==> flow/design.v <==
`timescale 1ns / 1ps
module AHB_Mul(  
    input HCLK,
    input HRESETn,
    input [31:0]M_AHB_0_haddr,
    input [2:0]M_AHB_0_hburst,
    input M_AHB_0_hmastlock,
    input [3:0]M_AHB_0_hprot,
    output reg [31:0]M_AHB_0_hrdata,
    output M_AHB_0_hready,
    output M_AHB_0_hresp,
    input [2:0]M_AHB_0_hsize,
    input [1:0]M_AHB_0_htrans,
    input [31:0]M_AHB_0_hwdata,
    input M_AHB_0_hwrite,
    output[3:0] led 
    );
    assign M_AHB_0_hready = 1'b1;
    assign M_AHB_0_hresp = 1'b0;
    reg [31:0] mem_A;    
    reg [31:0] mem_B;    
    reg [31:0] mem_C;    
    reg [31:0] mem_D;    
    reg [31:0] mem_E;    
    reg [31:0] mem_F;    
    reg [31:0] mem_G;    
    reg [31:0] mem_H;    
    reg[31:0] mem_I;   
    reg [1:0]   w_ctrl;  
    reg [1:0]   r_ctrl;  
    reg [3:0]   w_addr;  
    reg [3:0]   r_addr;  
    assign led[3:0] = mem_A[3:0];  
    always@(posedge HCLK)
    begin 
        if(!HRESETn)
        begin
            w_ctrl <= 2'b00;
            w_addr <= 4'h0;
        end
        else if(M_AHB_0_hwrite == 1'b1) 
        begin
        case(M_AHB_0_htrans)
            2'b00 :  
            begin
                w_ctrl <= 2'b00;
            end
            2'b01 :  
            begin
                w_ctrl <= 2'b01;
            end
            2'b10 :  
            begin
                w_ctrl <= 2'b10;
                w_addr <= M_AHB_0_haddr[5:2];
            end
            2'b11 :  
            begin
                w_ctrl <= 2'b11;
                w_addr <= M_AHB_0_haddr[5:2];
            end
        endcase
        end
        else
        begin
            w_ctrl <= 2'b00;  
        end
   end
    always@(posedge HCLK)  
    begin
    if(!HRESETn)
    begin
        mem_A <= 32'h0;
        mem_B <= 32'h0;
        mem_C <= 32'h0;
        mem_D <= 32'h0;
        mem_E <= 32'h0;
        mem_F <= 32'h0;
        mem_G <= 32'h0;
        mem_H <= 32'h0;
    end
    else
    case(w_ctrl)
        2'b00:  
        begin        
        end
        2'b01:  
        begin
        end
        2'b10:  
        begin
        case(w_addr)
            4'h0 : mem_A <= M_AHB_0_hwdata;
            4'h1 : mem_B <= M_AHB_0_hwdata;
            4'h2 : mem_C <= M_AHB_0_hwdata;
            4'h3 : mem_D <= M_AHB_0_hwdata;
            4'h4 : mem_E <= M_AHB_0_hwdata;
            4'h5 : mem_F <= M_AHB_0_hwdata;
            4'h6 : mem_G <= M_AHB_0_hwdata;
            4'h7 : mem_H <= M_AHB_0_hwdata;
        endcase
        end
        2'b11:  
        begin
        case(w_addr)
            4'h0 : mem_A <= M_AHB_0_hwdata;
            4'h1 : mem_B <= M_AHB_0_hwdata;
            4'h2 : mem_C <= M_AHB_0_hwdata;
            4'h3 : mem_D <= M_AHB_0_hwdata;
            4'h4 : mem_E <= M_AHB_0_hwdata;
            4'h5 : mem_F <= M_AHB_0_hwdata;
            4'h6 : mem_G <= M_AHB_0_hwdata;
            4'h7 : mem_H <= M_AHB_0_hwdata;
        endcase
        end
    endcase
    end
    always@(posedge HCLK) begin
        if (!HRESETn) begin
            r_ctrl <= 2'b00;
            r_addr <= 4'h0;
        end
        else if (M_AHB_0_hwrite == 1'b0) begin  
            case(M_AHB_0_htrans)
                2'b00 : r_ctrl <= 2'b00; 
                2'b01 : r_ctrl <= 2'b01; 
                2'b10 : 
                    begin
                        r_ctrl <= 2'b10; 
                        r_addr <= M_AHB_0_haddr[5:2];
                    end
                2'b11 :
                    begin
                        r_ctrl <= 2'b11; 
                        r_addr <= M_AHB_0_haddr[5:2];
                    end
            endcase
        end
        else begin
            r_ctrl <= 2'b00;  
        end
    end
    always@(*) begin
        case(r_addr)
            4'h0 : M_AHB_0_hrdata = mem_A;
            4'h1 : M_AHB_0_hrdata = mem_B;
            4'h2 : M_AHB_0_hrdata = mem_C;
            4'h3 : M_AHB_0_hrdata = mem_D;
            4'h4 : M_AHB_0_hrdata = mem_E;
            4'h5 : M_AHB_0_hrdata = mem_F;
            4'h6 : M_AHB_0_hrdata = mem_G;
            4'h7 : M_AHB_0_hrdata = mem_H;
            4'h8 : M_AHB_0_hrdata = mem_I;
            default : M_AHB_0_hrdata = 32'h0;
        endcase
    end
    always@(posedge HCLK) begin
        if (!HRESETn) begin
            mem_I <= 32'h1;
        end
        else
        case(w_ctrl) 
        2'b00 : begin end  
        2'b01 : begin end  
        2'b10 , 2'b11 : begin  
            case(w_addr)
                4'h0 : mem_I <= mem_I * M_AHB_0_hwdata;
                4'h1 : mem_I <= mem_I * M_AHB_0_hwdata;
                4'h2 : mem_I <= mem_I * M_AHB_0_hwdata;
                4'h3 : mem_I <= mem_I * M_AHB_0_hwdata;
                4'h4 : mem_I <= mem_I * M_AHB_0_hwdata;
                4'h5 : mem_I <= mem_I * M_AHB_0_hwdata;
                4'h6 : mem_I <= mem_I * M_AHB_0_hwdata;
                4'h7 : mem_I <= mem_I * M_AHB_0_hwdata;
                4'h8 : mem_I <= M_AHB_0_hwdata;
            endcase
        end
        endcase
    end
endmodule
# Reports on AHB_Mul
# Tool output for the design above, in the order of the flow.
# Line numbers count from 1 in the design file above.
# Operators: Yosys type, input widths -> output width; for muxes data width and select width s.
# Library cell names are shortened.
# A cell with -- has no value.
[design]
design = "AHB_Mul"
clk_port = "HCLK"
library = "sky130hd"
lib_corner = "tt_025C_1v80"

# Elaborated design
# Counts by Yosys on the flattened word-level netlist (proc, flatten, opt, wreduce; memories kept). Register bits leave out memories and registers merged into their read ports (data or address). Print and check cells are left out.
[word_totals]
register_bits = 298
in_bits = 80
output_inout_bits = 38
elab_cells = 82
[classes]
multipliers = 1
equal = 29
mux = 19
bitwise = 1
reduce_and_logical = 20
[ops]
columns = ["op", "n"]
rows = [
  ["$mul 32x32->32", 1],
  ["$mux 32", 16],
  ["$pmux 32 s9", 1],
  ["$pmux 32 s2", 1],
  ["$eq 4x3->1 const B", 8],
  ["$reduce_and 2->1", 12],
  ["$ne 2x1->1 const B", 8],
  ["$eq 4x2->1 const B", 4],
  ["$eq 2x2->1 const B", 4],
  ["$eq 4x1->1 const B", 2],
  ["$eq 4x4->1 const B", 2],
  ["$logic_not 4->1", 2],
  ["$reduce_or 8->1", 1],
  ["$pmux 2 s4", 1],
  ["$reduce_bool 2->1", 2],
  ["$reduce_or 2->1", 2],
  ["$eq 2x1->1 const B", 1],
  ["$logic_not 2->1", 1],
  ["$not 1->1", 1],
]

# Longest topological paths
# Depth = most cells in a row (Yosys ltp): at word level without a register or memory, in the mapped netlist without a sequential cell, where the memories' decode and read muxes count.
[depth]
depth_word = 4
ABC_AREA = 0
ltp_mapped = 27
mapped_depth_nobuf = 25

# Synthesis result
# The flow's flattened synthesis, as Yosys stat reports it; memories are mapped. The netlist is that of the ABC_AREA named above (0 if unset); the other value can give another one.
# Totals and module areas in this step are rounded.
[by_type]
columns = ["cell", "n", "area_total_um2"]
rows = [
  ["fa_1", 408, 8.17E+03],
  ["dfxtp_1", 298, 5.97E+03],
  ["nand2_1", 809, 3.04E+03],
  ["and2_1", 309, 1.93E+03],
  ["ha_1", 123, 1.54E+03],
  ["a21oi_1", 293, 1.47E+03],
  ["inv_1", 377, 1.42E+03],
  ["clkbuf_1", 251, 942.154],
  ["xnor2_1", 61, 534.262],
  ["a22oi_1", 64, 480.461],
  ["a221oi_1", 33, 289.027],
  ["mux2i_1", 26, 260.25],
  ["nor2_1", 55, 206.448],
  ["o21ai_0", 41, 205.197],
  ["xor2_1", 19, 166.41],
  ["nand3_1", 30, 150.144],
  ["a311oi_1", 15, 131.376],
  ["and3_1", 19, 118.864],
]
# Other cell types: 40; their cells: 160.
[synth_totals]
cells = 3391
yosys_area_um2 = 28000
seqArea_um2 = 6000
ff_cells = 298
n_buf = 264

# Worst setup path after synthesis
# Source: OpenSTA report_checks on the synthesized netlist (no wires, ideal clock, input and output delay 20% of the period each), path of least setup slack; recovery checks are left aside. Register names are those of the netlist, which keeps one name where synthesis merged equal registers.
[synth_timing]
kind = "input port to flip-flop"
startpoint = "in M_AHB_0_hwdata[2]"
endpoint = "reg mem_I[28]"
period_ps = 10000
in_delay_ps = 2000
setup_time_ps = 115
launch_ps = 2000
arrival_time_ps = 8468
required_time_ps = 9885
path_slack_ps = 1418
path_delay_ps = 6583
driving_pins = 22
n_path_buf = 2
period_less_setup_slack_ps = 8582
# "path_delay_ps" = arrival - input delay + setup time.
# "driving_pins" counts driving pins, that of a launching flip-flop among them; a cell with two outputs on the path counts twice.
# "period_less_setup_slack_ps" = period - worst setup slack (recovery checks aside). The figure is calculated, with input and output delays left at 20% of the set period.
# The rows between start and end are the longest chain of elaborated cells between them; the timing report does not say that the signal goes this way. Where chains are equally long, one stands for them.
# A line is the first line of the expression or statement that the cell stems from. Yosys adds cells for indexed reads and writes and turns some case tables into memories.
# A register here has more assigning lines than the two given.
[synth_between]
cell_sequence = "clkbuf_1 > clkbuf_1 > and2_1 > fa_1 > inv_1 > fa_1 > fa_1 > fa_1 > inv_1 > fa_1 > inv_1 > fa_1 > inv_1 > fa_1 > fa_1 > ha_1 > nand3_1 > or4_1 > o211ai_1 > nand2_1 > mux2_2 > a2111oi_0"
elab_chain_len = 2
cone_cells = 2
cone_classes = "1 x mul; 1 x mux"
[synth_lines]
columns = ["element", "line", "rtl"]
rows = [
  ["from (decl)", 14, "input [31:0]M_AHB_0_hwdata,"],
  ["$mul 32x32->32", 174, "4'h7 : mem_I <= mem_I * M_AHB_0_hwdata;"],
  ["$pmux 32 s2", 166, "case(w_addr)"],
  ["to (assign)", 167, "4'h0 : mem_I <= mem_I * M_AHB_0_hwdata;"],
  ["to (assign)", 168, "4'h1 : mem_I <= mem_I * M_AHB_0_hwdata;"],
  ["to (decl)", 28, "reg[31:0] mem_I;"],
]

# Timing after layout
# From the final timing report of job 1: the path of least setup slack in the routed layout; clock arrival at registers is part of the times.
# The path's times are printed in steps of 10 ps; the period is the one set.
[layout_timing]
kind = "input port to flip-flop"
startpoint = "in M_AHB_0_hwdata[16]"
endpoint = "reg mem_I[29]"
period_ps = 14700
in_delay_ps = 2940
setup_time_ps = 80
launch_ps = 2940
arrival_time_ps = 10860
required_time_ps = 15170
path_slack_ps = 4310
driving_pins = 21
n_path_buf = 2
# The rows between start and end are the longest chain of elaborated cells between them; the timing report does not say that the signal goes this way. Where chains are equally long, one stands for them.
# A register here has more assigning lines than the two given.
[layout_between]
cell_sequence = "clkdlybuf4s50_1 > buf_4 > and2_1 > fa_1 > fa_1 > inv_1 > fa_1 > inv_1 > ha_1 > fa_1 > fa_1 > fa_1 > fa_1 > ha_1 > nand4_1 > nor4b_1 > nor2_1 > o311ai_1 > or2_2 > xnor2_1 > a221oi_1"
elab_chain_len = 2
cone_cells = 2
cone_classes = "1 x mul; 1 x mux"
[layout_lines]
columns = ["element", "line", "rtl"]
rows = [
  ["from (decl)", 14, "input [31:0]M_AHB_0_hwdata,"],
  ["$mul 32x32->32", 174, "4'h7 : mem_I <= mem_I * M_AHB_0_hwdata;"],
  ["$pmux 32 s2", 166, "case(w_addr)"],
  ["to (assign)", 167, "4'h0 : mem_I <= mem_I * M_AHB_0_hwdata;"],
  ["to (assign)", 168, "4'h1 : mem_I <= mem_I * M_AHB_0_hwdata;"],
  ["to (decl)", 28, "reg[31:0] mem_I;"],
]

# Measured data: module AHB_Mul, platform sky130hd, 5 stored runs of the flow under differing settings, order arbitrary. Input and output delays are each 20% of the period that was set; the output load is 0.01 pF.
# "clock_period_reached_ps" is the run's clock period less its worst setup slack. It is reckoned from that one timing run; input and output delays stay at 20% of the period that was set.
# "worst_setup_path_time_ps" is the time allowed to the run's worst setup path (the clock period less input and output delay, where it has them) less its slack. Clock arrival times count: a late capture clock shortens it, a late launch clock lengthens it.
# "totalPower_uw" is the tool's figure for a default switching activity; nothing was simulated.
# "worst_setup_path_time_ps" is given in steps of 10 ps.
# Measured values are rounded.

[[run]]
name = "job 1"
[run.settings]
ABC_AREA = 0
CAP_MARGIN = 35
CELL_PAD_IN_SITES_DETAIL_PLACEMENT = 2
CELL_PAD_IN_SITES_GLOBAL_PLACEMENT = 2
CORE_MARGIN = 7
CORE_UTILIZATION = 15
CTS_CLUSTER_DIAMETER = 253
CTS_CLUSTER_SIZE = 96
GPL_ROUTABILITY_DRIVEN = 0
GPL_TIMING_DRIVEN = 1
HOLD_SLACK_MARGIN = 0.06
MAX_ROUTING_LAYER = "met4"
PLACE_DENSITY_LB_ADDON = 0.21
SETUP_SLACK_MARGIN = 2.88
SLEW_MARGIN = 15
TNS_END_PERCENT = 100
period_ns = 14.7
[run.results]
worst_setup_path_time_ps = 7450
worst_path_kind = "input port to flip-flop"
fin_hold_ws_ps = 470
setup_worst_slack_ps = 4300
final_util_pct = 17
die_area_um2 = 200000
yosys.chip_area_um2 = 28000
totalPower_uw = 5100
final_stdcell_area_um2 = 32000
clock_period_reached_ps = 10386
tns_setup_ps = 0

[[run]]
name = "job 2"
[run.settings]
CORE_UTILIZATION = 40
PLACE_DENSITY = 0.6
period_ns = 10.0
CAP_MARGIN = 20
CORE_MARGIN = 2
SLEW_MARGIN = 20
[run.results]
worst_setup_path_time_ps = 7140
worst_path_kind = "input port to flip-flop"
fin_hold_ws_ps = 450
setup_worst_slack_ps = 860
final_util_pct = 44
die_area_um2 = 73000
yosys.chip_area_um2 = 28000
totalPower_uw = 7900
final_stdcell_area_um2 = 31000
clock_period_reached_ps = 9144
tns_setup_ps = 0

[[run]]
name = "job 3"
[run.settings]
ABC_AREA = 1
CAP_MARGIN = 35
CELL_PAD_IN_SITES_DETAIL_PLACEMENT = 2
CELL_PAD_IN_SITES_GLOBAL_PLACEMENT = 2
CORE_MARGIN = 7
CORE_UTILIZATION = 15
CTS_CLUSTER_DIAMETER = 173
CTS_CLUSTER_SIZE = 42
GPL_ROUTABILITY_DRIVEN = 0
GPL_TIMING_DRIVEN = 0
MAX_ROUTING_LAYER = "met5"
PLACE_DENSITY_LB_ADDON = 0.21
SETUP_SLACK_MARGIN = 0.43
SLEW_MARGIN = 15
TNS_END_PERCENT = 60
period_ns = 5.71
[run.results]
worst_setup_path_time_ps = 5970
worst_path_kind = "input port to flip-flop"
fin_hold_ws_ps = 460
setup_worst_slack_ps = -1400
final_util_pct = 19
die_area_um2 = 210000
yosys.chip_area_um2 = 29000
totalPower_uw = 19000
final_stdcell_area_um2 = 37000
clock_period_reached_ps = 7114
tns_setup_ps = -23000

[[run]]
name = "job 4"
[run.settings]
CORE_UTILIZATION = 40
PLACE_DENSITY = 0.6
SETUP_SLACK_MARGIN = -0.35
period_ns = 9.26
CAP_MARGIN = 20
CORE_MARGIN = 2
SLEW_MARGIN = 20
[run.results]
worst_setup_path_time_ps = 6780
worst_path_kind = "input port to flip-flop"
fin_hold_ws_ps = 450
setup_worst_slack_ps = 630
final_util_pct = 45
die_area_um2 = 73000
yosys.chip_area_um2 = 28000
totalPower_uw = 8700
final_stdcell_area_um2 = 31000
clock_period_reached_ps = 8628
tns_setup_ps = 0

[[run]]
name = "job 5"
[run.settings]
ABC_AREA = 1
CORE_ASPECT_RATIO = 0.7
CORE_UTILIZATION = 45
MAX_ROUTING_LAYER = "met5"
MIN_ROUTING_LAYER = "met1"
PLACE_DENSITY = 0.49
SETUP_SLACK_MARGIN = 0.87
SLEW_MARGIN = 30
TNS_END_PERCENT = 75
period_ns = 6.21
CAP_MARGIN = 20
CORE_MARGIN = 2
[run.results]
worst_setup_path_time_ps = 5760
worst_path_kind = "input port to flip-flop"
fin_hold_ws_ps = 450
setup_worst_slack_ps = -800
final_util_pct = 57
die_area_um2 = 67000
yosys.chip_area_um2 = 29000
totalPower_uw = 18000
final_stdcell_area_um2 = 37000
clock_period_reached_ps = 7007
tns_setup_ps = -11000
